==> flow/design.v <==
module exponent_multiplier (
    i_clk, i_rst_n,
    i_load, i_start, i_select,
    i_A, i_B,
    o_done, led_select, o_P,
	seg_i_A_ten, seg_i_A_unit, 
	seg_i_B_ten, seg_i_B_unit, 
	seg_o_P_thousand, seg_o_P_hundred, seg_o_P_ten, seg_o_P_unit
);
    input wire i_clk, i_rst_n;
    input wire i_load, i_start, i_select;
    input [3:0] i_A, i_B;
    output reg o_done, led_select;
    output reg [29:0] o_P;
	output reg [6:0] seg_i_A_ten, seg_i_A_unit;
	output reg [6:0] seg_i_B_ten, seg_i_B_unit;
	output reg [6:0] seg_o_P_thousand, seg_o_P_hundred, seg_o_P_ten, seg_o_P_unit;
    parameter IDLE = 3'b000, LOAD = 3'b001, CALC = 3'b010, FINISH = 3'b011;
    reg [2:0] current_state;
    reg [3:0] reg_A, reg_B;
	reg [3:0] led_reg_A, led_reg_B;
    reg [19:0] reg_A_shift;
    reg [29:0] reg_P_exp;
    reg [7:0] reg_P_mul;
    reg [3:0] counter_exp;
    reg [2:0] index_bit_B;
    reg exp_done, mul_done;
    always @(posedge i_clk or negedge i_rst_n) begin
        if (!i_rst_n) begin
            reg_A <= 4'b0;
            reg_B <= 4'b0;
            reg_P_exp <= 30'b1;
            reg_P_mul <= 8'b0;
            reg_A_shift <= 20'b0;
			led_reg_A <= 4'b0;	
			led_reg_B <= 4'b0;	
            o_done <= 0;
			led_select <= 0;
            o_P <= 30'b0;
            counter_exp <= 4'b0;
            index_bit_B <= 3'b0;
            exp_done <= 0;
            mul_done <= 0;
            current_state <= IDLE;
        end
        else begin
            case (current_state)
                IDLE: begin
                    reg_A <= 4'b0;
                    reg_B <= 4'b0;
                    reg_P_exp <= 30'b1;
                    reg_P_mul <= 8'b0;
                    reg_A_shift <= 20'b0;
                    o_done <= 0;
					led_select <= 0;
                    o_P <= 30'b0;
                    counter_exp <= 4'b0;
                    index_bit_B <= 3'b0;
                    exp_done <= 0;
                    mul_done <= 0;
                    if (!i_load) begin 
                        reg_A <= i_A;
						led_reg_A <= i_A;
                        reg_B <= i_B;
						led_reg_B <= i_B;
                        reg_A_shift <= {16'b0, i_A};
                        current_state <= LOAD;
                    end                    
                end    
                LOAD: begin                    
                    current_state <= (!i_start) ? CALC : LOAD;
                end
                CALC: begin
                    if (i_start) begin
                        if (!exp_done) begin
                            if (counter_exp < reg_B) begin
                                reg_P_exp <= reg_P_exp * reg_A;
                                counter_exp <= counter_exp + 1;
                            end
                            else begin
                                exp_done <= 1;
                            end
                        end
                        if (!mul_done) begin
                            if (index_bit_B < 4) begin
                                if (reg_B[index_bit_B]) begin
                                    reg_P_mul <= reg_P_mul + reg_A_shift[7:0];
                                end
                                reg_A_shift <= reg_A_shift << 1;
                                index_bit_B <= index_bit_B + 1;
                            end
                            else begin
                                mul_done <= 1;
                            end
                        end
                        if (exp_done && mul_done) begin
                            current_state <= FINISH;
                        end
                    end
                end
                FINISH: begin
                    o_done <= 1;
                    led_select <= !i_select;
                    if (!i_select) begin
                        o_P <= reg_P_exp;
                    end
                    else if (i_select) begin
                        o_P <= {22'b0, reg_P_mul};
                    end
                    if (!i_start) begin
                        current_state <= IDLE;
                    end
                end
            endcase
        end
    end
	always @(*) begin                 
		case (led_reg_A % 10)
			4'd0: seg_i_A_unit = 7'b1000000;
			4'd1: seg_i_A_unit = 7'b1111001;
			4'd2: seg_i_A_unit = 7'b0100100;
			4'd3: seg_i_A_unit = 7'b0110000;
			4'd4: seg_i_A_unit = 7'b0011001;
			4'd5: seg_i_A_unit = 7'b0010010;
			4'd6: seg_i_A_unit = 7'b0000010;
			4'd7: seg_i_A_unit = 7'b1111000;
			4'd8: seg_i_A_unit = 7'b0000000;
			4'd9: seg_i_A_unit = 7'b0010000;
			default: seg_i_A_unit = 7'b1000000;
		endcase
		case (led_reg_A / 10)
			4'd0: seg_i_A_ten = 7'b1000000;
			4'd1: seg_i_A_ten = 7'b1111001;
			4'd2: seg_i_A_ten = 7'b0100100;
			4'd3: seg_i_A_ten = 7'b0110000;
			4'd4: seg_i_A_ten = 7'b0011001;
			4'd5: seg_i_A_ten = 7'b0010010;
			4'd6: seg_i_A_ten = 7'b0000010;
			4'd7: seg_i_A_ten = 7'b1111000;
			4'd8: seg_i_A_ten = 7'b0000000;
			4'd9: seg_i_A_ten = 7'b0010000;
			default: seg_i_A_ten = 7'b1000000;
		endcase
		case (led_reg_B % 10)
			4'd0: seg_i_B_unit = 7'b1000000;
			4'd1: seg_i_B_unit = 7'b1111001;
			4'd2: seg_i_B_unit = 7'b0100100;
			4'd3: seg_i_B_unit = 7'b0110000;
			4'd4: seg_i_B_unit = 7'b0011001;
			4'd5: seg_i_B_unit = 7'b0010010;
			4'd6: seg_i_B_unit = 7'b0000010;
			4'd7: seg_i_B_unit = 7'b1111000;
			4'd8: seg_i_B_unit = 7'b0000000;
			4'd9: seg_i_B_unit = 7'b0010000;
			default: seg_i_B_unit = 7'b1000000;
		endcase
		case (led_reg_B / 10)
			4'd0: seg_i_B_ten = 7'b1000000;
			4'd1: seg_i_B_ten = 7'b1111001;
			4'd2: seg_i_B_ten = 7'b0100100;
			4'd3: seg_i_B_ten = 7'b0110000;
			4'd4: seg_i_B_ten = 7'b0011001;
			4'd5: seg_i_B_ten = 7'b0010010;
			4'd6: seg_i_B_ten = 7'b0000010;
			4'd7: seg_i_B_ten = 7'b1111000;
			4'd8: seg_i_B_ten = 7'b0000000;
			4'd9: seg_i_B_ten = 7'b0010000;
			default: seg_i_B_ten = 7'b1000000;
		endcase
		case (o_P % 10)
			4'd0: seg_o_P_unit = 7'b1000000;
			4'd1: seg_o_P_unit = 7'b1111001;
			4'd2: seg_o_P_unit = 7'b0100100;
			4'd3: seg_o_P_unit = 7'b0110000;
			4'd4: seg_o_P_unit = 7'b0011001;
			4'd5: seg_o_P_unit = 7'b0010010;
			4'd6: seg_o_P_unit = 7'b0000010;
			4'd7: seg_o_P_unit = 7'b1111000;
			4'd8: seg_o_P_unit = 7'b0000000;
			4'd9: seg_o_P_unit = 7'b0010000;
			default: seg_o_P_unit = 7'b1000000;
		endcase
		case ((o_P / 10) % 10)
			4'd0: seg_o_P_ten = 7'b1000000;
			4'd1: seg_o_P_ten = 7'b1111001;
			4'd2: seg_o_P_ten = 7'b0100100;
			4'd3: seg_o_P_ten = 7'b0110000;
			4'd4: seg_o_P_ten = 7'b0011001;
			4'd5: seg_o_P_ten = 7'b0010010;
			4'd6: seg_o_P_ten = 7'b0000010;
			4'd7: seg_o_P_ten = 7'b1111000;
			4'd8: seg_o_P_ten = 7'b0000000;
			4'd9: seg_o_P_ten = 7'b0010000;
			default: seg_o_P_ten = 7'b1000000;
		endcase
		case ((o_P / 100) % 10)
			4'd0: seg_o_P_hundred = 7'b1000000;
			4'd1: seg_o_P_hundred = 7'b1111001;
			4'd2: seg_o_P_hundred = 7'b0100100;
			4'd3: seg_o_P_hundred = 7'b0110000;
			4'd4: seg_o_P_hundred = 7'b0011001;
			4'd5: seg_o_P_hundred = 7'b0010010;
			4'd6: seg_o_P_hundred = 7'b0000010;
			4'd7: seg_o_P_hundred = 7'b1111000;
			4'd8: seg_o_P_hundred = 7'b0000000;
			4'd9: seg_o_P_hundred = 7'b0010000;
			default: seg_o_P_hundred = 7'b1000000;
		endcase
		case ((o_P / 1000) % 10)
			4'd0: seg_o_P_thousand = 7'b1000000;
			4'd1: seg_o_P_thousand = 7'b1111001;
			4'd2: seg_o_P_thousand = 7'b0100100;
			4'd3: seg_o_P_thousand = 7'b0110000;
			4'd4: seg_o_P_thousand = 7'b0011001;
			4'd5: seg_o_P_thousand = 7'b0010010;
			4'd6: seg_o_P_thousand = 7'b0000010;
			4'd7: seg_o_P_thousand = 7'b1111000;
			4'd8: seg_o_P_thousand = 7'b0000000;
			4'd9: seg_o_P_thousand = 7'b0010000;
			default: seg_o_P_thousand = 7'b1000000;		
		endcase
    end
endmodule
Reports on exponent_multiplier --
What the tools print for exponent_multiplier, step after step. Lines are those of the file above, counted from 1. Library cell names are shortened. A cell with -- has no value.
Set-up: design top exponent_multiplier, clock input i_clk, standard-cell library sky130hd, library corner tt_025C_1v80

After elaboration --
Counts by Yosys on the flattened word-level netlist (proc, flatten, opt, wreduce; memories kept). Register bits leave out memories and registers merged into their read ports (data or address). Print and check cells are left out. Yosys's memory passes give these memory sizes; they may raise the number of words (mostly to a power of two), join words into wider ones and drop unused or constant bits.
Operators by class: add/subtract/negate cells 3, $mul 1, div/mod/pow operators 11, order comparisons 2, equality and inequality tests 12, shifts and indexed selects 1, multiplexer cells 50, bitwise operators 1, reductions and logical operators 20
Operators with widths (count):
- 32-bit by 4-bit modulo with 32-bit output (second input constant) | 3
- 30-bit by 10-bit divider with 32-bit output (second input constant) | 1
- 4-bit by 4-bit divider with 32-bit output (second input constant) | 2
- 4-bit by 4-bit modulo with 32-bit output (second input constant) | 2
- 28-bit zero test | 8
- 30-bit by 7-bit divider with 32-bit output (second input constant) | 1
- 30-bit by 4-bit divider with 32-bit output (second input constant) | 1
- 30-bit by 4-bit modulo with 32-bit output (second input constant) | 1
- 30-bit by 4-bit multiplier with 30-bit output | 1
- 30-bit case mux with 2-bit select | 2
- 30-bit two-way mux | 4
- 8-bit two-way mux | 7
- 7-bit two-way mux | 8
- 8-bit case mux with 2-bit select | 2
- 4-bit two-way mux | 6
- 3-bit two-way mux | 7
- 2-bit != test (second input constant) | 9
- 3-bit case mux with 4-bit select | 1
- 5-bit AND reduction | 2
- 4-bit AND reduction | 2
- 8-bit adder | 1
- 4-bit case mux with 2-bit select | 1
- 1-bit case mux with 2-bit select | 4
- 3-bit by 2-bit equality test with 1-bit output (second input constant) | 2
- 3-bit case mux with 2-bit select | 1
- 1-bit two-way mux | 6
- 2-bit AND reduction | 2
- 2-bit nonzero test | 2
Other operator kinds: 12; their cells: 12.
Bit counts: flip-flop bits (word level) 106, bits in read-only memories 896, memories kept 8, input bits 13, output and inout port bits 88, elaborated cells 124
Memories:
- (no name shown) | depth 16, width 7, read ports 1, write ports 0, line 118 | case (led_reg_A % 10)
- (no name shown) | depth 16, width 7, read ports 1, write ports 0, line 131 | case (led_reg_A / 10)
- (no name shown) | depth 16, width 7, read ports 1, write ports 0, line 144 | case (led_reg_B % 10)
- (no name shown) | depth 16, width 7, read ports 1, write ports 0, line 157 | case (led_reg_B / 10)
- (no name shown) | depth 16, width 7, read ports 1, write ports 0, line 170 | case (o_P % 10)
- (no name shown) | depth 16, width 7, read ports 1, write ports 0, line 183 | case ((o_P / 10) % 10)
Further memories, not shown: 2.

Logic depth --
Longest topological path by Yosys (ltp), each cell counted once; first at word level (registers and memories cut), then after technology mapping (sequential cells cut; the memories' decode and read muxes count).
Depth: word-level depth 6, ABC_AREA 1, mapped depth 398, gate-level depth less buffers 377

Mapped cells and area --
The flow's flattened synthesis, as Yosys stat reports it; memories are mapped. The netlist is that of the ABC_AREA named above (0 if unset); the other value can give another one. The area totals of this step are shown rounded.
Cell types:
- nand2_1 | count 2029, area in all 7.62E+03 um2
- inv_1 | count 1097, area in all 4.12E+03 um2
- nand3_1 | count 692, area in all 3.46E+03 um2
- nand2_2 | count 481, area in all 3.01E+03 um2
- nor2_1 | count 785, area in all 2.95E+03 um2
- dfrtp_1 | count 105, area in all 2627.52 um2
- nand4_1 | count 262, area in all 1.64E+03 um2
- xor2_1 | count 148, area in all 1.3E+03 um2
- ha_1 | count 93, area in all 1.16E+03 um2
- o21ai_0 | count 218, area in all 1.09E+03 um2
- fa_1 | count 54, area in all 1.08E+03 um2
- nand2_4 | count 82, area in all 923.386 um2
- nor2_2 | count 132, area in all 825.792 um2
- nand3_2 | count 82, area in all 820.787 um2
- a21oi_1 | count 138, area in all 690.662 um2
- nor3_1 | count 121, area in all 605.581 um2
- nor2_4 | count 45, area in all 506.736 um2
- buf_8 | count 31, area in all 465.446 um2
Not listed: further types 78, cells in them 725.
Synthesis totals: mapped cells 7320, synthesis area 40400 um2, sequential part of the area 2680 um2, mapped flip-flops 107, buffer cells 130

Timing after synthesis --
OpenSTA on the mapped netlist: ideal clock, no wires. The path of least setup slack (recovery checks aside). Input and output delay are each 20% of the period. Register names are those of the netlist, which keeps one name where synthesis merged equal registers.
Timing path post-synthesis: kind register -> output, start point register o_P[27], end point output seg_o_P_ten[4], period 50.0 ns, output delay 10.000 ns, time at the first pin 0.000 ns, arrival time 35.725 ns, required time 40.000 ns, path slack 4.275 ns, path delay 35.725 ns, stages 344, path buffers 24, synthesis period reached 45.725 ns
"path delay" = arrival - input delay + setup time. A path that ends at an output port has no setup time. "stages": output pins that drive a net of the path, with the launching flip-flop's if there is one; two outputs of one cell count as two. "synthesis period reached" is the clock period less the worst setup slack; recovery checks do not enter. This is arithmetic on one report: input and output delays are still those of the set period (20% each). The rows between start and end are the longest chain of elaborated cells between them; the timing report does not say that the signal goes this way. Where chains are equally long, one stands for them. Each line given opens the expression or statement behind the cell; cells for indexed reads and writes are added by Yosys, which also makes memories of some case tables. The chain passes a memory read, where the word-level depth is cut; so it can be longer than that depth. A register here has more assigning lines than the two given.
Between the ends, post-synthesis: path through dfrtp_1 > inv_2 > nand2_2 > nand2_2 > nand2_1 > nand2_1 > nand2_1 > nand2_2 > nand2_2 > nand2_4 > nand2_2 > nand2_1 > clkinv_2 > nand2_4 > nand2_4 > nand2_2 > nand2_1 > nand2_1 > [... 308 more ...] > nand2_1 > nand2_1 > nand2_2 > nor2_2 > nand3_2 > inv_2 > nand2_2 > nor2_8 > nand2_4 > buf_8 > xor2_1 > inv_1 > ha_1 > nand2_1 > o211ai_1 > o21ai_0 > clkinv_1 > nor2_1, length of the longest elaborated chain 4, elaborated cells between the ends (all ways) 5, source lines of those cells 1, those cells by class 2 x div; 1 x mux; 1 x reduce/logical; 1 x memory
RTL lines, path post-synthesis:
- from (decl) | line 14 | output reg [29:0] o_P;
- from (assign) | line 105 | o_P <= reg_P_exp;
- from (assign) | line 108 | o_P <= {22'b0, reg_P_mul};
- 30-bit by 4-bit divider with 32-bit output | line 183 | case ((o_P / 10) % 10)
- 32-bit by 4-bit modulo with 32-bit output | line 183
- memory read 16 x 7 bit | line 183
- 7-bit two-way mux | line 183
- to (decl) | line 17 | output reg [6:0] seg_o_P_thousand, seg_o_P_hundred, seg_o_P_ten, seg_o_P_unit;

Timing after layout --
Path of least setup slack in the final report of flow run B (OpenROAD, finished layout, wires in). Where an end is a register, its clock arrival counts in the times.
Timing path after layout: kind register -> output, start point register o_P[29], end point output seg_o_P_ten[3], period 50.0 ns, output delay 10.00 ns, time at the first pin 0.34 ns, arrival time 40.40 ns, required time 40.00 ns, path slack -0.40 ns, stages 337, path buffers 34
The rows between start and end are the longest chain of elaborated cells between them; the timing report does not say that the signal goes this way. Where chains are equally long, one stands for them. The chain passes a memory read, where the word-level depth is cut; so it can be longer than that depth. A register here has more assigning lines than the two given.
Between the ends, after layout: path through dfrtp_1 > inv_2 > nand3_1 > a21o_1 > nand2_1 > nand2_2 > nand2_2 > nand2_4 > nand2_4 > nand3_2 > nand2_4 > nand2_4 > nand2_2 > nand2_1 > nand2_1 > nand3_1 > nand2_2 > nand2_2 > [... 301 more ...] > buf_4 > nand3b_2 > nand2_2 > nor2_4 > nand3_2 > buf_4 > nor2_4 > nand2_1 > nor2_1 > nand3_1 > nand2_1 > nand2_1 > nor2_1 > nand2_1 > nor2_4 > nand3_4 > nor2_1 > clkbuf_2, length of the longest elaborated chain 4, elaborated cells between the ends (all ways) 5, source lines of those cells 1, those cells by class 2 x div; 1 x mux; 1 x reduce/logical; 1 x memory
RTL lines, path after layout:
- from (decl) | line 14 | output reg [29:0] o_P;
- from (assign) | line 105 | o_P <= reg_P_exp;
- from (assign) | line 108 | o_P <= {22'b0, reg_P_mul};
- 30-bit by 4-bit divider with 32-bit output | line 183 | case ((o_P / 10) % 10)
- 32-bit by 4-bit modulo with 32-bit output | line 183
- memory read 16 x 7 bit | line 183
- 7-bit two-way mux | line 183
- to (decl) | line 17 | output reg [6:0] seg_o_P_thousand, seg_o_P_hundred, seg_o_P_ten, seg_o_P_unit;

Data sheet: physical implementation of exponent_multiplier

Settings and measured results of 4 stored flow runs for module exponent_multiplier (sky130hd), not sorted in any way. The constraints put input and output delay at 20% of the set period each and load the outputs with 0.01 pF.
The results are shown rounded.

* Flow run A | settings: CAP_MARGIN 15; CELL_PAD_IN_SITES_GLOBAL_PLACEMENT 2; CORE_ASPECT_RATIO 1.45; CORE_MARGIN 5; CORE_UTILIZATION 65; CTS_CLUSTER_DIAMETER 37; GPL_TIMING_DRIVEN 0; MIN_ROUTING_LAYER met1; PLACE_DENSITY 0.84; SETUP_SLACK_MARGIN 5.0; TNS_END_PERCENT 25; period_ns 82.1; SLEW_MARGIN 20 | unfinished; error GPL-0301 in placement
* Flow run B | settings: ABC_AREA 1; CORE_UTILIZATION 40; CTS_CLUSTER_DIAMETER 232; MIN_ROUTING_LAYER met2; PLACE_DENSITY 0.6; period_ns 50.0; CAP_MARGIN 20; CORE_MARGIN 2; SLEW_MARGIN 20 | results: Yosys chip area after synthesis 40,400 um2; area of the standard cells in the finished layout 48,400 um2; die outline area 104,000 um2; total negative setup slack -2.71 ns; worst hold slack 0.500 ns; worst slack on setup checks -0.399 ns
* Flow run C | settings: CAP_MARGIN 25; CELL_PAD_IN_SITES_GLOBAL_PLACEMENT 1; CORE_ASPECT_RATIO 1.12; CORE_MARGIN 5; CORE_UTILIZATION 22; CTS_CLUSTER_DIAMETER 224; GPL_TIMING_DRIVEN 1; MAX_ROUTING_LAYER met4; MIN_ROUTING_LAYER met1; PLACE_DENSITY 0.89; SETUP_SLACK_MARGIN 5.0; SLEW_MARGIN 10; TNS_END_PERCENT 25; period_ns 82.1 | results: Yosys chip area after synthesis 40,000 um2; area of the standard cells in the finished layout 43,400 um2; die outline area 191,000 um2; total negative setup slack 0.000 ns; worst hold slack 0.502 ns; worst slack on setup checks 20.2 ns
* Flow run D | settings: CORE_UTILIZATION 40; PLACE_DENSITY 0.6; period_ns 50.0; CAP_MARGIN 20; CORE_MARGIN 2; SLEW_MARGIN 20 | results: Yosys chip area after synthesis 40,000 um2; area of the standard cells in the finished layout 43,400 um2; die outline area 103,000 um2; total negative setup slack 0.000 ns; worst hold slack 0.499 ns; worst slack on setup checks 1.95 ns
